==> flow/design.v <==
module clkdivider( input PCLK, input PRESERN, output wire newclk, output wire rise );
reg[1:0] counter;
always@(posedge PCLK)
begin
    if(!PRESERN)
        counter <= 2'd0;
    else
        counter <= counter + 1;
end
assign newclk = counter[1];
assign rise = (counter == 2'b01);
endmodule
module clkdivider_vgaFlash(input PCLK, input PRESERN, output wire newclk, output wire rise );
reg[19:0] counter;
always@(posedge PCLK)
begin
    if(!PRESERN)
        counter <= 20'd0;
    else
        counter <= counter + 1;
end
assign newclk = counter[19];
assign rise = (counter == 20'h7FFFF);
endmodule
module halfclk( input PCLK, input PRESERN, input en, output wire newclk, output wire rise );
reg counter;
always@(posedge PCLK)
begin
    if(!PRESERN)
        counter <= 1'b0;
    else if(en)
        counter <= counter + 1;
end
assign newclk = counter;
assign rise = en & ~counter;
endmodule
module vgacontrol(  
input PCLK, 				 
input PRESERN, 				 
input PSEL, 				 
input PENABLE, 				 
output wire PREADY, 		 
output wire PSLVERR,		 
input PWRITE,				 
input [31:0] PADDR,			 
input wire [31:0] PWDATA,	 
output reg [31:0] PRDATA,	 
output HS, 
output VS, 
output reg vga_R,
output reg vga_G,
output reg vga_B,
input SW,
input SW2,
input SW3
);
assign PSLVERR = 0;
assign PREADY = 1;
reg [31:0] player1;
reg [31:0] player2;
reg [31:0] whichplayer;
reg [31:0] winner;
wire player1_score;
wire player2_score;
wire p1_p;
wire p2_p;
wire p_u;
wire win_out;
wire pwin_out1;
wire pwin_out2;
wire player1_write = (PSEL & PENABLE & PWRITE & (PADDR[11:0] == 12'h104));
wire player2_write = (PSEL & PENABLE & PWRITE & (PADDR[11:0] == 12'h108));
wire whichplayer_write = (PSEL & PENABLE & PWRITE & (PADDR[11:0] == 12'h114));
wire winner_write = (PSEL & PENABLE & PWRITE & (PADDR[11:0] == 12'h118));
wire SWDebounce;
wire SWDebounce2;
wire SWDebounce3;
wire pwin1_out;
wire pwin2_out;
wire quarterclk, quarter_rise;
wire flashclk, flash_rise, half_flash, half_rise, quarter_flash, quarter_flash_rise;
Button_Debouncer db1(PCLK, PRESERN, SW, SWDebounce);
Button_Debouncer db2(PCLK, PRESERN, SW2, SWDebounce2);
Button_Debouncer db3(PCLK, PRESERN, SW3, SWDebounce3);
always @(posedge PCLK) 		 
begin
    if(!PRESERN)
        PRDATA <= 32'd0;
    else if(PADDR[11:0] == 12'h100)
    begin
        PRDATA[31:1] <= 31'h00000000;				 
        PRDATA[0] <= SWDebounce; 	 
    end
    else if(PADDR[11:0] == 12'h104)
    begin				
        PRDATA <= player1;
    end
    else if(PADDR[11:0] == 12'h108)
    begin				
        PRDATA <= player2;
    end
    else if(PADDR[11:0] == 12'h10C)
    begin
        PRDATA[31:1] <= 31'h00000000;				 
        PRDATA[0] <= SWDebounce2; 
    end
    else if(PADDR[11:0] == 12'h114)
    begin				 
        PRDATA <= whichplayer; 
    end
    else if(PADDR[11:0] == 12'h118)
    begin
        PRDATA[31:1] <= 31'h00000000;				 
        PRDATA[0] <= SWDebounce3; 
    end
end
always @(posedge PCLK) 		 
begin
	if(!PRESERN)
    begin
        player1 <= 32'd0;
        player2 <= 32'd0;
        whichplayer <= 32'd0;
        winner <= 32'd0;
    end
    else if(player1_write)
        player1 <= PWDATA;
	else if(player2_write)
        player2 <= PWDATA;
    else if(whichplayer_write)
        whichplayer <= PWDATA;
    else if(winner_write)
        winner <= PWDATA;
end
wire inDisplayArea;
wire [9:0] CounterX;
wire [8:0] CounterY;
hvsync_generator syncgen(.clk(PCLK), .rst(PRESERN), .en(quarter_rise), .vga_h_sync(HS), .vga_v_sync(VS), 
                            .inDisplayArea(inDisplayArea), .CounterX(CounterX), .CounterY(CounterY));
wire border = (CounterX[9:3]==0) || (CounterX[9:3]==79) || (CounterY[8:3]==0) || (CounterY[8:3]==60) || (CounterX[9:3]==40) || (CounterX[9:3]==39);
scoreDraw sd1(player1, player1_score, 32'd16, 32'd22, CounterX, CounterY, 8'd1);
scoreDraw sd2(player2, player2_score, 32'd56, 32'd22, CounterX, CounterY, 8'd1);
pscoreDraw ps1(CounterX, CounterY, 2, 2, 0, p1_p);
pscoreDraw ps2(CounterX, CounterY, 42, 2, 1, p2_p);
whichDraw wd(CounterX, CounterY, whichplayer, p_u);
pwinDraw pw1(PCLK, CounterX, CounterY, 22, 2, 1, pwin1_out);
pwinDraw pw2(PCLK, CounterX, CounterY, 22, 2, 2, pwin2_out);
winnerDraw wn(PCLK, PRESERN, flash_rise, CounterX, CounterY, 10, 40, win_out);
wire R = (winner>0) ? (win_out | ((winner == 1) ? (pwin1_out  | (~win_out&~pwin1_out&flashclk)) : (~win_out&~pwin2_out&flashclk))) : (border | player1_score | player2_score | p1_p);
wire G = (winner>0) ? (win_out | ((winner == 1) ? (~win_out&~pwin1_out&half_flash) : (~win_out&~pwin2_out&half_flash))) : (border | player1_score | player2_score | p_u);
wire B = (winner>0) ? (win_out | ((winner == 2) ? (pwin2_out  | (~win_out&~pwin2_out&quarter_flash)) : (~win_out&~pwin1_out&quarter_flash))) : (border | player1_score | player2_score | p2_p);
clkdivider cd(PCLK, PRESERN, quarterclk, quarter_rise);
clkdivider_vgaFlash cdf(PCLK, PRESERN, flashclk, flash_rise);
halfclk hc1(PCLK, PRESERN, flash_rise, half_flash, half_rise);
halfclk hc2(PCLK, PRESERN, half_rise, quarter_flash, quarter_flash_rise);
always @(posedge PCLK)
begin
  if(!PRESERN)
  begin
    vga_R <= 1'b0;
    vga_G <= 1'b0;
    vga_B <= 1'b0;
  end
  else if(quarter_rise)
  begin
    vga_R <= R & inDisplayArea;
    vga_G <= G & inDisplayArea;
    vga_B <= B & inDisplayArea;
  end
end
endmodule
module hvsync_generator(clk, rst, en, vga_h_sync, vga_v_sync, inDisplayArea, CounterX, CounterY);
input clk;
input rst;
input en;
output vga_h_sync, vga_v_sync;
output inDisplayArea;
output [9:0] CounterX;
output [8:0] CounterY;
reg [9:0] CounterX;
reg [8:0] CounterY;
wire CounterXmaxed = (CounterX==10'h2FF);
always @(posedge clk)
if(!rst)
	CounterX <= 0;
else if(en)
begin
if(CounterXmaxed)
	CounterX <= 0;
else
	CounterX <= CounterX + 1;
end
always @(posedge clk)
if(!rst)
	CounterY <= 0;
else if(en)
begin
if(CounterXmaxed) CounterY <= CounterY + 1;
end
reg	vga_HS, vga_VS;
always @(posedge clk)
if(!rst)
begin
	vga_HS <= 1'b0;
	vga_VS <= 1'b0;
end
else if(en)
begin
	vga_HS <= (CounterX[9:4]==6'h2D);  
	vga_VS <= (CounterY==500);  
end
reg inDisplayArea;
always @(posedge clk)
if(!rst)
	inDisplayArea <= 1'b0;
else if(en)
begin
if(inDisplayArea==0)
	inDisplayArea <= (CounterXmaxed) && (CounterY<480);
else
	inDisplayArea <= !(CounterX==639);
end
assign vga_h_sync = ~vga_HS;
assign vga_v_sync = ~vga_VS;
endmodule
module Button_Debouncer(
input clk,
input rst,  
input PB_in,  
output reg PB_out  
);
    reg [15:0] PB_cnt;  
    reg [1:0] sync;  
    always @(posedge clk)
        sync[1:0] <= {sync[0],~PB_in};
    wire PB_idle = (PB_out==sync[1]);  
    wire PB_cnt_max = &PB_cnt;  
    always @(posedge clk) 
    begin
        if(!rst)
        begin
            PB_cnt <= 16'd0;
            PB_out <= 1'b0;
        end
        else if(PB_idle)
            PB_cnt<= 16'd0;  
        else 
        begin
            PB_cnt<= PB_cnt + 16'd1;  
            if(PB_cnt_max)
            PB_out<= ~PB_out;  
        end
    end
endmodule
module draw(input [31:0]CounterX, input [31:0]CounterY, input [31:0]leftx, input [31:0]rightx, input [31:0]topy, input [31:0]boty, output box);  
    assign box = (((CounterX[9:3]>=leftx) && (CounterX[9:3]<(rightx))) && ((CounterY[8:3]>=topy) && (CounterY[8:3]<(boty))));
endmodule
module numbershift(input [31:0]number, output reg player_shift, input [31:0]x, input [31:0]y, input [31:0]CounterX, input [31:0]CounterY, input [7:0]scale);
    parameter S = 5; parameter C = 16; parameter O = 0; parameter R = 17; parameter E = 18; parameter P = 19; parameter Wl = 20; parameter Wr = 21; parameter N = 22;
    wire box1,box2,box3,box4,box5,box6,box7;    
    draw d1(CounterX, CounterY, x, x+(4 << scale), y, y+(1<<scale), box1);  
    draw d2(CounterX, CounterY, x, x+(4 << scale), y+(8 << scale), y+(8 << scale) + (1 << scale), box2);  
    draw d3(CounterX, CounterY, x, x+(1<<scale), y, y+(4 << scale) + (1 << scale), box3);  
    draw d4(CounterX, CounterY, x, x+(1<<scale), y+(4 << scale), y+(8 << scale) + (1 << scale), box4);  
    draw d5(CounterX, CounterY, x+(4 << scale) - (1 << scale), x+(4 << scale), y, y+(4 << scale) + (1 << scale), box5);  
    draw d6(CounterX, CounterY, x+(4 << scale) - (1 << scale), x+(4 << scale), y+(4 << scale), y+(8 << scale) + (1 << scale), box6);  
    draw d7(CounterX, CounterY, x, x+(4 << scale), y+(4 << scale), y+(4 << scale) + (1 << scale), box7);  
    always @*
    begin
        if(number == 32'd0)
            player_shift = box1 | box2 | box3 | box4 | box5 | box6;
        else if(number == 32'd1)
            player_shift = box3 | box4;
         else if(number == 32'd2)
            player_shift = box1 | box5 | box7 | box4 | box2;
         else if(number == 32'd3)
            player_shift = box1 | box5 | box7 | box6 | box2;
         else if(number == 32'd4)
            player_shift = box3 | box5 | box6 | box7;
         else if(number == 32'd5)
            player_shift = box1 | box2 | box3 | box6 | box7;        
         else if(number == 32'd6)
            player_shift = box1 | box2 | box3 | box4 | box6 | box7;        
         else if(number == 32'd7)
            player_shift = box1 | box5 | box6;        
         else if(number == 32'd8)
            player_shift = box1 | box2 | box3 | box4 | box5 | box6 | box7;        
         else if(number == 32'd9)
            player_shift = box1 | box3 | box5 | box6 | box7;
         else if(number == 32'd16)
            player_shift = box1 | box2 | box3 | box4;
         else if(number == 32'd17)
            player_shift = box1 | box3 | box4;
         else if(number == 32'd18)
            player_shift = box1 | box2 | box3 | box4 | box7;  
         else if(number == 32'd19)
            player_shift = box1 | box3 | box4 | box5 | box7;
         else if(number == 32'd20)
            player_shift = box2 | box3 | box4 | box6;
         else if(number == 32'd21)
            player_shift = box2 | box5 | box6;         
         else if(number == 32'd22)
            player_shift = box1 | box3 | box4 | box5 | box6;
         else
            player_shift = 0;
    end
endmodule
module scoreDraw(input [31:0]number, output reg player_shift, input [31:0]x, input [31:0]y, input [31:0]CounterX, input [31:0]CounterY, input [7:0]scale);
    wire player_shift1, player_shift2, player_shift3;
    numbershift n1(number, player_shift1, x, y, CounterX, CounterY, scale);
    numbershift n2(32'd1, player_shift2, x-5, y, CounterX, CounterY, scale);
    numbershift n3(number-10, player_shift3, x+5, y, CounterX, CounterY, scale);
    always @*
    begin
        if(number < 10 || number >15)
            player_shift = player_shift1;
        else
            player_shift = player_shift2 | player_shift3;
    end
endmodule
module pscoreDraw(input [31:0]CounterX, input [31:0]CounterY, input [31:0]x, input [31:0]y, input player, output player_shift);
    parameter spacing = 5;
    wire p, one_two, s, c, o, r, e;
    numbershift ns1(19, p, x, y, CounterX, CounterY, 0);  
    numbershift ns2(player+1, one_two, x+5, y, CounterX, CounterY, 0);  
    numbershift ns3(5, s, x+12, y, CounterX, CounterY, 0);  
    numbershift ns4(16, c, x+17, y, CounterX, CounterY, 0);  
    numbershift ns5(0, o, x+22, y, CounterX, CounterY, 0);  
    numbershift ns6(17, r, x+27, y, CounterX, CounterY, 0);  
    numbershift ns7(18, e, x+32, y, CounterX, CounterY, 0);  
    assign player_shift = p | one_two | s | c | o | r | e;
endmodule
module winnerDraw(input clk, input rst, input en, input [31:0]CounterX, input [31:0]CounterY, input [31:0]x, input [31:0]y, output win_out);
    wire w1, w2, i, n1, n2, e, r;
    reg tiny;
    always@(posedge clk)
    begin
        if(!rst)
            tiny <= 1'b0;
        else if(en)
            tiny <= ~tiny;
    end
    numbershift ns1(20, w1, x, y, CounterX, CounterY, 1);  
    numbershift ns2(21, w2, x+7, y, CounterX, CounterY, 1);  
    numbershift ns3(1, i, x+20, y, CounterX, CounterY, 1);  
    numbershift ns4(22, n1, x+26, y, CounterX, CounterY, 1);  
    numbershift ns5(22, n2, x+36, y, CounterX, CounterY, 1);  
    numbershift ns6(18, e, x+46, y, CounterX, CounterY, 1);  
    numbershift ns7(17, r, x+56, y, CounterX, CounterY, 1);  
    assign win_out = (w1 | w2 | i | n1 | n2 | e | r) & tiny;
endmodule
module pwinDraw(input clk, input [31:0]CounterX, input [31:0]CounterY, input [31:0]x, input [31:0]y, input [31:0]winner, output pwin_out);
    parameter spacing = 5;
    wire p, num;
    numbershift ns1(19, p, x, y, CounterX, CounterY, 2);  
    numbershift ns2(winner, num, x+24, y, CounterX, CounterY, 2);  
    assign pwin_out = (p | num);
endmodule
module whichDraw(input [31:0]CounterX, input [31:0]CounterY, input [31:0]player, output underline);
    wire box1, box2;
    draw d1(CounterX, CounterY, 2, 38, 12, 13, box1);
    draw d2(CounterX, CounterY, 43, 78, 12, 13, box2);
    assign underline = (player[0]) ? box2: box1;
endmodule
### From RTL to reports: vgacontrol

What the tools print for vgacontrol, step after step.
Line numbers count from 1 in the design file above.
Operators: Yosys type, input widths -> output width; for muxes data width and select width s.
Library cell names are shortened.
The mark n/a stands for no value.

| set-up | value |
|---|---|
| top | vgacontrol |
| clock port | PCLK |
| cell library | sky130hd |
| timing corner | tt_025C_1v80 |

### Word-level counts

Yosys after proc, flatten, opt, wreduce and memory -nomap, before mapping. Memory bits, and registers merged into a memory's read port (data or address), are not among the register bits. Print and check cells are not counted. Equal cells are merged and count once.

| storage and ports | value |
|---|---|
| bits in registers | 267 |
| output and inout bits | 39 |

| cells by class | value |
|---|---|
| $add $sub $neg | 11 |
| magnitude comparators | 110 |
| eq/ne operators | 85 |
| muxes and demuxes | 90 |
| bitwise logic cells | 291 |
| reduce/logical cells | 252 |

Operators by type and width:

| kind | count |
|---|---|
| $eq 32x5->1 const B | 28 |
| $eq 32x3->1 const B | 16 |
| $eq 32x2->1 const B | 9 |
| $eq 32x4->1 const B | 8 |
| $or 1x1->1 | 252 |
| $logic_and 1x1->1 | 225 |
| $eq 32x1->1 const B | 5 |
| $mux 31 | 5 |
| $logic_not 32->1 | 4 |
| $ge 7x6->1 const B | 17 |
| $lt 7x6->1 const B | 17 |
| $mux 1 | 84 |
| $eq 12x9->1 const B | 6 |
| $ge 7x5->1 const B | 10 |
| $sub 32x4->32 const B | 2 |
| $gt 32x4->1 const B | 2 |
| $lt 32x4->1 const B | 2 |
| $lt 7x5->1 const B | 9 |
| $lt 7x7->1 const B | 9 |
| $reduce_and 17->1 | 3 |
| $add 16x1->16 const B | 3 |
| $lt 6x6->1 const B | 6 |
| $ge 7x7->1 const B | 5 |
| $gt 32x1->1 const B | 1 |
| $ge 6x6->1 const B | 5 |
| $lt 7x4->1 const B | 4 |
| $ge 7x4->1 const B | 3 |
| $not 1->1 | 20 |

Not listed: further kinds 38, cells in them 79.

### Depth

Yosys ltp: most cells in a row. Word level: on the elaborated netlist, between registers, memories and ports. Mapped: between sequential cells and ports; inverters and the memories' decode and read muxes count.

| logic depth | value |
|---|---|
| depth after elaboration | 31 |
| ABC_AREA | 0 |
| gate-level depth with buffers | 13 |
| gate-level depth less buffers | 11 |

### After synthesis

Source: synth_stat.txt of the flow (Yosys; design flattened, memories mapped). It holds for the ABC_AREA given above (unset counts as 0); a run with the other value may have another netlist.

| mapped netlist | value |
|---|---|
| mapped cells | 1869 |
| chip area (Yosys) | 14443.9 um^2 |
| mapped flip-flops | 267 |
| buffer cells | 135 |

Cells by type:

| cell | count | total area (um^2) |
|---|---|---|
| dfxtp_1 | 267 | 5.35E+03 |
| nand2_1 | 389 | 1460.15 |
| a21boi_0 | 134 | 1.01E+03 |
| nor2_1 | 124 | 465.446 |
| a21oi_1 | 87 | 435.418 |
| clkbuf_1 | 112 | 420.403 |
| xnor2_1 | 41 | 359.094 |
| xor2_1 | 40 | 350.336 |
| a222oi_1 | 31 | 310.298 |
| o21ai_0 | 56 | 280.269 |
| nand3_1 | 53 | 265.254 |
| nor3_1 | 47 | 235.226 |
| nand4_1 | 35 | 218.96 |
| nor4_1 | 35 | 218.96 |
| nor2b_1 | 30 | 187.68 |
| and2_1 | 29 | 181.424 |
| and3_1 | 23 | 143.888 |
| or3_1 | 21 | 131.376 |

Other cell types: 68; their cells: 315.
The figures by module come from a second, unflattened synthesis with its own total; it is not the netlist above.

| unflattened totals | value |
|---|---|
| cell total of the unflattened synthesis | 80398 |
| area total of the unflattened synthesis | 579482.0 um^2 |

Rows give one instance, submodules left out.

By module:

| module | times used | cells | area (um^2) | seq. area (um^2) |
|---|---|---|---|---|
| numbershift | 31 | 1670 | 12096.6 | 0.0 |
| draw | 219 | 115 | 813.3 | 0.0 |
| (no name shown) | 2 | 474 | 3409.5 | 0.0 |
| vgacontrol | 1 | 768 | 6461.2 | 3263.1 |
| (no name shown) | 2 | 292 | 1924.3 | 0.0 |
| winnerDraw | 1 | 491 | 3577.2 | 20.0 |
| Button_Debouncer | 3 | 83 | 812.0 | 380.4 |
| pwinDraw | 2 | 81 | 554.3 | 0.0 |
| hvsync_generator | 1 | 123 | 1059.8 | 440.4 |
| clkdivider_vgaFlash | 1 | 101 | 867.1 | 400.4 |
| halfclk | 2 | 4 | 47.5 | 20.0 |
| clkdivider | 1 | 6 | 83.8 | 40.0 |
| whichDraw | 1 | 3 | 22.5 | 0.0 |

### Path before layout

Source: OpenSTA report_checks on the synthesized netlist (no wires, ideal clock, input and output delay 20% of the period each), path of least setup slack; recovery checks are left aside. Register names are those of the netlist, which keeps one name where synthesis merged equal registers.

| timing path after synthesis | value |
|---|---|
| kind | input to register |
| start point | input port PADDR[1] |
| end point | register player1[0] |
| period | 10000 ps |
| input delay | 2000 ps |
| library setup time | 122 ps |
| arrival time | 3671 ps |
| path slack | 6206 ps |
| path delay | 1793 ps |
| stages on the path | 9 |
| buffers on the path | 2 |
| synthesis period reached | 3794 ps |

"path delay" is the arrival time less input delay plus setup time.
"stages on the path" counts driving pins, that of a launching flip-flop among them; a cell with two outputs on the path counts twice.
"synthesis period reached" is the clock period less the worst setup slack; recovery checks do not enter. This is arithmetic on one report: input and output delays are still those of the set period (20% each).
Between the ends stands the longest chain of elaborated cells between them, by number of cells; it is not shown to be the way that was timed. Of several equally long chains one is given.
Each line given opens the expression or statement behind the cell; cells for indexed reads and writes are added by Yosys, which also makes memories of some case tables.

| on the way, after synthesis | value |
|---|---|
| path through | nor4_1 -> and3_1 -> nand2_1 -> or3_1 -> or2_2 -> clkbuf_1 -> clkbuf_1 -> nand2_1 -> a21boi_0 |
| cells in the longest elaborated chain | 2 |
| elaborated cells between the ends (all ways) | 2 |

RTL lines, path after synthesis:

| element | line | text |
|---|---|---|
| from (decl) | 45 | `input [31:0] PADDR,` |
| $eq 12x9->1 | 71 | `wire player1_write = (PSEL & PENABLE & PWRITE & (PADDR[11:0] == 12'h104));` |
| $and 1x1->1 | 71 |  |
| to (assign) | 121 | `player1 <= 32'd0;` |
| to (assign) | 127 | `player1 <= PWDATA;` |
| to (decl) | 59 | `reg [31:0] player1;` |

### Path in the finished layout

From the final timing report of stored run 2: the path of least setup slack in the routed layout; clock arrival at registers is part of the times.
The report prints the path's times to 10 ps; the period is as set.

| timing path post-layout | value |
|---|---|
| kind | register to register |
| start point | register syncgen.CounterY[7] |
| end point | register vga_G |
| period | 10000 ps |
| library setup time | 80 ps |
| arrival time | 5030 ps |
| path slack | 5440 ps |
| stages on the path | 10 |
| buffers on the path | 0 |

Between the ends stands the longest chain of elaborated cells between them, by number of cells; it is not shown to be the way that was timed. Of several equally long chains one is given.

| on the way, post-layout | value |
|---|---|
| path through | dfxtp_1 -> nor2b_1 -> o21ai_0 -> a211oi_1 -> nor3_1 -> or4b_1 -> a21oi_1 -> a41oi_1 -> and4_1 -> o22ai_1 |
| cells in the longest elaborated chain | 31 |
| elaborated cells between the ends (all ways) | 381 |

RTL lines, path post-layout:

| element | line | text |
|---|---|---|
| from (decl) | 179 | `output [8:0] CounterY;` |
| from (assign) | 195 | `CounterY <= 0;` |
| from (assign) | 198 | `if(CounterXmaxed) CounterY <= CounterY + 1;` |
| $ge 6x5->1 | 256 | `assign box = (((CounterX[9:3]>=leftx) && (CounterX[9:3]<(rightx))) && ((CounterY[8:3]>=topy) && (CounterY[8:3] ...` |
| $logic_and 1x1->1 (2 in a row) | 256 |  |
| $or 1x1->1 (4 in a row) | 303 | `player_shift = box1 \| box3 \| box4 \| box5 \| box6;` |
| $mux 1 | 302 | `else if(number == 32'd22)` |
| $mux 1 | 300 | `else if(number == 32'd21)` |
| $mux 1 | 298 | `else if(number == 32'd20)` |
| $mux 1 | 296 | `else if(number == 32'd19)` |
| [11 not listed] | n/a |  |
| $mux 1 | 272 | `else if(number == 32'd1)` |
| $mux 1 | 270 | `if(number == 32'd0)` |
| $or 1x1->1 | 318 | `player_shift = player_shift2 \| player_shift3;` |
| $mux 1 | 315 | `if(number < 10 \|\| number >15)` |
| $or 1x1->1 (3 in a row) | 150 | `wire G = (winner>0) ? (win_out \| ((winner == 1) ? (~win_out&~pwin1_out&half_flash) : (~win_out&~pwin2_out&half ...` |
| $mux 1 | 150 |  |
| $and 1x1->1 | 167 | `vga_G <= G & inDisplayArea;` |
| to (assign) | 161 | `vga_G <= 1'b0;` |
| to (assign) | 167 |  |
| to (decl) | 51 | `output reg vga_G,` |

Below are 2 stored runs of the flow (Yosys, OpenROAD; platform sky130hd) on vgacontrol, each with its settings and what was measured, unordered. Constraints: input delay and output delay 20% of the set period each, output load 0.01 pF.
"clock period reached": clock period set for the run, less the worst setup slack. It is reckoned from that one timing run; input and output delays stay at 20% of the period that was set.
By "critical path time" is meant the share of the clock period that the worst setup path is allowed (20% is reserved at inputs, 20% at outputs), minus its slack. Clock arrival times at its registers enter into it.
"power consumption" is the tool's figure for a default switching activity; nothing was simulated.
"critical path time" is given in steps of 10 ps.

#### Stored run 1

| setting | value |
|---|---|
| ABC_AREA | `0` |
| CAP_MARGIN | `0` |
| CELL_PAD_IN_SITES_DETAIL_PLACEMENT | `1` |
| CORE_ASPECT_RATIO | `0.74` |
| CORE_MARGIN | `6` |
| CORE_UTILIZATION | `69` |
| CTS_CLUSTER_DIAMETER | `96` |
| GPL_ROUTABILITY_DRIVEN | `0` |
| GPL_TIMING_DRIVEN | `0` |
| MAX_ROUTING_LAYER | `met4` |
| MIN_ROUTING_LAYER | `met1` |
| PLACE_DENSITY_LB_ADDON | `0.06` |
| SETUP_SLACK_MARGIN | `0.12` |
| SLEW_MARGIN | `30` |
| TNS_END_PERCENT | `70` |
| period_ns | `2.88` |

Unfinished; error DPL-0033 in placement.

#### Stored run 2

| setting | value |
|---|---|
| CELL_PAD_IN_SITES_DETAIL_PLACEMENT | `1` |
| CELL_PAD_IN_SITES_GLOBAL_PLACEMENT | `3` |
| CORE_ASPECT_RATIO | `0.83` |
| CORE_MARGIN | `3` |
| CORE_UTILIZATION | `40` |
| CTS_CLUSTER_SIZE | `73` |
| MIN_ROUTING_LAYER | `met2` |
| PLACE_DENSITY_LB_ADDON | `0.03` |
| TNS_END_PERCENT | `80` |
| period_ns | `10.0` |
| CAP_MARGIN | `20` |
| SLEW_MARGIN | `20` |

| result | value |
|---|---|
| synthesized cell area | 14443.9 um^2 |
| total die area | 38435.6 um^2 |
| standard-cell area after layout | 16510.8 um^2 |
| utilization after routing | 47.1% |
| setup slack of the worst path | 5436 ps |
| final setup TNS | 0 ps |
| worst-case hold slack | 325 ps |
| power consumption | 0.002174 W |
| clock period reached | 4564 ps |
| critical path time | 4560 ps |
| worst path kind | register to register |
